==> flow/design.v <==
`timescale 1ns / 10ps
module fir(
    input clk,                               
    input signed [15:0] noisy_signal,        
    output signed [15:0] filtered_signal     
);
    integer i, j;
    localparam [143:0] COEFFS = {16'h04F6,    
                                 16'h0AE4,    
                                 16'h1089,    
                                 16'h1469,    
                                 16'h160F,    
                                 16'h1496,    
                                 16'h1089,    
                                 16'h0AE4,    
                                 16'h04F6};   
    reg signed [15:0] delayed_signal [0:8];
    reg signed [31:0] prod  [0:8];
    reg signed [32:0] sum_0 [0:4];
    reg signed [33:0] sum_1 [0:2];
    reg signed [34:0] sum_2 [0:1];
    reg signed [35:0] sum_3;
    always @(posedge clk) begin
        delayed_signal[0] <= noisy_signal;
        for (i = 1; i <= 8; i = i + 1) begin
            delayed_signal[i] <= delayed_signal[i - 1];
        end
    end
    always @(posedge clk) begin
        for (j = 0; j <= 8; j = j + 1) begin
            prod[j] <= delayed_signal[j] * $signed(COEFFS[16*j +: 16]);
        end
    end
    always @(posedge clk) begin
        sum_0[0] <= prod[0] + prod[1];
        sum_0[1] <= prod[2] + prod[3];
        sum_0[2] <= prod[4] + prod[5];
        sum_0[3] <= prod[6] + prod[7];
        sum_0[4] <= prod[8];
    end
    always @(posedge clk) begin
        sum_1[0] <= sum_0[0] + sum_0[1];
        sum_1[1] <= sum_0[2] + sum_0[3];
        sum_1[2] <= sum_0[4];
    end
    always @(posedge clk) begin
        sum_2[0] <= sum_1[0] + sum_1[1];
        sum_2[1] <= sum_1[2];
    end
    always @(posedge clk) begin
        sum_3 <= sum_2[0] + sum_2[1];
    end
    assign filtered_signal = $signed(sum_3[35:14]);
endmodule
From RTL to reports: fir --
Module fir before and after one edit of its RTL, step after step. "before" refers to lines of the RTL above, "after" to lines of the edited file. "change" is "after" less "before", of the values as shown; "relative change" is that difference over "before", in percent. Operators carry their Yosys type and port widths (W data, S select, Z words). Cell names lack the library's common part. A cell with -- has no value.
Inputs: top module fir, clock clk, library sky130hd, library corner tt_025C_1v80

The edit --
The edit as a unified diff against the file above. The edit is scripted: it alters the design's behaviour and was not made to optimise anything.
begin of diff
@@ -34,5 +34,5 @@
     always @(posedge clk) begin
         sum_0[0] <= prod[0] + prod[1];
-        sum_0[1] <= prod[2] + prod[3];
+        sum_0[1] <= prod[2] ^ prod[3];
         sum_0[2] <= prod[4] + prod[5];
         sum_0[3] <= prod[6] + prod[7];
end of diff

Word level --
Yosys after proc, flatten, opt, wreduce and memory -nomap, before mapping. Enables and synchronous resets that opt folds into registers are not counted as muxes. Print and check cells are not counted. Equal cells are merged and count once.
Operators by class:
- add/sub/neg operators | before 8, after 7, change -1, relative change -12.50%
- multiply operators | before 9, after 9, change 0, relative change 0.00%
- bitwise gates (word level) | before 0, after 1, change +1
Operator list:
- $add A30 B30 Y30 | before 5, after 4, change -1, relative change -20.00%
- $xor A30 B30 Y30 | before 0, after 1, change +1
- $mul A16 B11 Y27 const B | before 4, after 4, change 0, relative change 0.00%
- $mul A16 B14 Y30 const B | before 4, after 4, change 0, relative change 0.00%
- $add A28 B29 Y30 | before 1, after 1, change 0, relative change 0.00%
- $add A30 B28 Y30 | before 1, after 1, change 0, relative change 0.00%
- $add A30 B29 Y30 | before 1, after 1, change 0, relative change 0.00%
- $mul A16 B13 Y29 const B | before 1, after 1, change 0, relative change 0.00%
Storage and ports:
- flip-flop bits (word level) | before 722, after 722, change 0, relative change 0.00%
- output and inout port bits | before 16, after 16, change 0, relative change 0.00%
- word-level cells | before 46, after 46, change 0, relative change 0.00%

Longest topological paths --
Longest topological path by Yosys (ltp), each cell counted once; first at word level (registers and memories cut), then after technology mapping (sequential cells cut; the memories' decode and read muxes count).
Logic depth:
- word-level depth | before 1, after 1, change 0, relative change 0.00%
- ABC_AREA | before 0, after 0
- gate-level depth with buffers | before 23, after 23, change 0, relative change 0.00%
- mapped depth without buffers | before 22, after 22, change 0, relative change 0.00%

Mapped cells and area --
Source: synth_stat.txt of the flow (Yosys; design flattened, memories mapped). It holds for the ABC_AREA given above (unset counts as 0); a run with the other value may have another netlist.
Cells by type:
- inv_1 | before 1191, after 1113, change -78, relative change -6.55%
- nor2_1 | before 260, after 219, change -41, relative change -15.77%
- o21ai_0 | before 144, after 185, change +41, relative change +28.47%
- ha_1 | before 991, after 964, change -27, relative change -2.72%
- a21oi_1 | before 333, after 309, change -24, relative change -7.21%
- a21o_1 | before 209, after 190, change -19, relative change -9.09%
- nor3_1 | before 73, after 55, change -18, relative change -24.66%
- xnor2_1 | before 311, after 294, change -17, relative change -5.47%
- xor2_1 | before 131, after 145, change +14, relative change +10.69%
- o21bai_1 | before 61, after 47, change -14, relative change -22.95%
- or3_1 | before 23, after 10, change -13, relative change -56.52%
- a2111oi_0 | before 6, after 14, change +8, relative change +133.33%
- nand2b_1 | before 45, after 38, change -7, relative change -15.56%
- and2_1 | before 15, after 21, change +6, relative change +40.00%
- nand3_1 | before 65, after 70, change +5, relative change +7.69%
- a31oi_1 | before 27, after 32, change +5, relative change +18.52%
- a21boi_0 | before 8, after 13, change +5, relative change +62.50%
- a221oi_1 | before 7, after 2, change -5, relative change -71.43%
The list need not be complete.
Synthesis totals:
- standard cells after synthesis | before 5754, after 5529, change -225, relative change -3.91%
- mapped area (um2) | before 56091.3, after 54587.4, change -1503.9, relative change -2.68%
- mapped flip-flops | before 683, after 683, change 0, relative change 0.00%

Path before layout --
Path of least setup slack by OpenSTA after synthesis, without wires, with an ideal clock, recovery checks aside; 20% of the period is set as input and as output delay. Where synthesis merged equal registers, the netlist keeps one of their names.
Timing after synthesis:
- path kind | before register -> register, after register -> register
- start point | before reg delayed_signal[4][15], after reg delayed_signal[4][15]
- end point | before reg prod[4][28], after reg prod[4][29]
- period (ps) | before 6000, after 6000, change 0, relative change 0.00%
- library setup time (ps) | before 95, after 103, change +8
- time at the first pin (ps) | before 0, after 0, change 0
- arrival (ps) | before 5748, after 5741, change -7, relative change -0.12%
- required time (ps) | before 5905, after 5897, change -8, relative change -0.14%
- setup slack (ps) | before 157, after 156, change -1
- path delay (ps) | before 5843, after 5844, change +1, relative change +0.02%
- stages on the path | before 20, after 19, change -1, relative change -5.00%
- period reached after synthesis (ps) | before 5843, after 5844, change +1, relative change +0.02%
"path delay" is the arrival time less input delay plus setup time. "stages on the path" counts driving pins, that of a launching flip-flop among them; a cell with two outputs on the path counts twice. "period reached after synthesis" = period - worst setup slack (recovery checks aside). The figure is calculated, with input and output delays left at 20% of the set period. The rows between start and end are the longest chain of elaborated cells between them; the timing report does not say that the signal goes this way. Where chains are equally long, one stands for them. A line is the first line of the expression or statement that the cell stems from. Yosys adds cells for indexed reads and writes and turns some case tables into memories.
Between the ends, after synthesis, before: cell sequence dfxtp_1 inv_1 fa_1 inv_1 ha_1 fa_1 fa_1 inv_1 fa_1 inv_1 ha_1 a21o_1 a21o_1 a21oi_1 o21ai_0 a311oi_2 a21boi_1 o31ai_2 or4b_1 o311ai_1, cells in the longest elaborated chain 1, elaborated cells on any way between the ends 1, source lines of those cells 1
RTL lines, path after synthesis, before:
- start: declaration | line 17 | reg signed [15:0] delayed_signal [0:8];
- start: assignment | line 26 | delayed_signal[i] <= delayed_signal[i - 1];
- $mul A16 B14 Y30 | line 31 | prod[j] <= delayed_signal[j] * $signed(COEFFS[16*j +: 16]);
- end: assignment | line 31
- end: declaration | line 18 | reg signed [31:0] prod  [0:8];
Between the ends, after synthesis, after: cell sequence dfxtp_1 inv_1 fa_1 inv_1 ha_1 fa_1 fa_1 inv_1 fa_1 inv_1 ha_1 nor2b_1 o21ai_1 nand2b_1 a21o_1 a221o_1 o41ai_4 mux2i_1 a2111oi_2, cells in the longest elaborated chain 1, elaborated cells on any way between the ends 1, source lines of those cells 1
RTL lines, path after synthesis, after:
- start: declaration | line 17 | reg signed [15:0] delayed_signal [0:8];
- start: assignment | line 26 | delayed_signal[i] <= delayed_signal[i - 1];
- $mul A16 B14 Y30 | line 31 | prod[j] <= delayed_signal[j] * $signed(COEFFS[16*j +: 16]);
- end: assignment | line 31
- end: declaration | line 18 | reg signed [31:0] prod  [0:8];

Path in the finished layout --
From the final timing report of each run of pair 1: the path of least setup slack in the routed layout; clock arrival at registers is part of the times. The report prints the path's times to 10 ps; the period is as set.
Timing after layout:
- path kind | before register -> register, after register -> register
- start point | before reg delayed_signal[4][4], after reg delayed_signal[5][10]
- end point | before reg prod[4][28], after reg prod[5][29]
- period (ps) | before 6000, after 6000, change 0, relative change 0.00%
- library setup time (ps) | before 90, after 110, change +20
- time at the first pin (ps) | before 630, after 640, change +10, relative change +1.59%
- arrival (ps) | before 6150, after 6160, change +10, relative change +0.16%
- required time (ps) | before 6540, after 6530, change -10, relative change -0.15%
- setup slack (ps) | before 390, after 370, change -20
- stages on the path | before 21, after 17, change -4, relative change -19.05%
The rows between start and end are the longest chain of elaborated cells between them; the timing report does not say that the signal goes this way. Where chains are equally long, one stands for them.
Between the ends, after layout, before: cell sequence dfxtp_1 ha_1 ha_1 inv_1 fa_1 inv_1 fa_1 fa_1 inv_1 fa_1 inv_1 ha_1 a21o_1 a21o_1 a21oi_1 o21ai_0 a311oi_2 a21boi_1 o31ai_2 or4b_1 o311ai_1, cells in the longest elaborated chain 1, elaborated cells on any way between the ends 1, source lines of those cells 1
RTL lines, path after layout, before:
- start: declaration | line 17 | reg signed [15:0] delayed_signal [0:8];
- start: assignment | line 26 | delayed_signal[i] <= delayed_signal[i - 1];
- $mul A16 B14 Y30 | line 31 | prod[j] <= delayed_signal[j] * $signed(COEFFS[16*j +: 16]);
- end: assignment | line 31
- end: declaration | line 18 | reg signed [31:0] prod  [0:8];
Between the ends, after layout, after: cell sequence dfxtp_1 ha_1 ha_1 fa_1 fa_1 fa_1 inv_1 fa_1 inv_1 ha_1 nand4_1 or4b_2 a21oi_1 o21ai_0 o311ai_0 a21oi_1 xnor2_1, cells in the longest elaborated chain 1, elaborated cells on any way between the ends 1, source lines of those cells 1
RTL lines, path after layout, after:
- start: declaration | line 17 | reg signed [15:0] delayed_signal [0:8];
- start: assignment | line 26 | delayed_signal[i] <= delayed_signal[i - 1];
- $mul A16 B14 Y30 | line 31 | prod[j] <= delayed_signal[j] * $signed(COEFFS[16*j +: 16]);
- end: assignment | line 31
- end: declaration | line 18 | reg signed [31:0] prod  [0:8];

Measured runs --
Runs of the flow (Yosys, OpenROAD) on both versions; the two runs of a pair have the same settings. The constraints put input and output delay at 20% of the set period each and load the outputs with 0.01 pF.
Flow settings, pair 1: CORE_UTILIZATION 40, period_ns 6.0, CAP_MARGIN 20, CORE_MARGIN 2, SLEW_MARGIN 20
Final reports, pair 1:
- mapped cell area after synthesis (um2) | before 56091.3, after 54587.4, change -1503.9, relative change -2.68%
- area of the die (um2) | before 143240.0, after 139439.0, change -3801.0, relative change -2.65%
- standard-cell area after layout (um2) | before 61873.1, after 60108.9, change -1764.2, relative change -2.85%
- worst setup slack after layout (ps) | before 387, after 374, change -13
- final worst hold slack (ps) | before 323, after 318, change -5
- achieved clock period (ps) | before 5613, after 5626, change +13, relative change +0.23%
Flow settings, pair 2: ABC_AREA 1, CAP_MARGIN 0, CORE_MARGIN 10, CORE_UTILIZATION 18, CTS_CLUSTER_DIAMETER 341, GPL_ROUTABILITY_DRIVEN 1, GPL_TIMING_DRIVEN 0, MAX_ROUTING_LAYER met5, PLACE_DENSITY 0.46, SETUP_SLACK_MARGIN 0.88, period_ns 3.42, SLEW_MARGIN 20
Final reports, pair 2:
- mapped cell area after synthesis (um2) | before 65855.7, after 63768.7, change -2087.0, relative change -3.17%
- area of the die (um2) | before 390456.0, after 378477.0, change -11979.0, relative change -3.07%
- standard-cell area after layout (um2) | before 86758.2, after 86113.8, change -644.4, relative change -0.74%
- worst setup slack after layout (ps) | before -859, after -835, change +24
- final worst hold slack (ps) | before 318, after 317, change -1
- achieved clock period (ps) | before 4279, after 4255, change -24, relative change -0.56%
"achieved clock period" = clock period - worst setup slack. The figure is calculated, with input and output delays left at 20% of the set period.
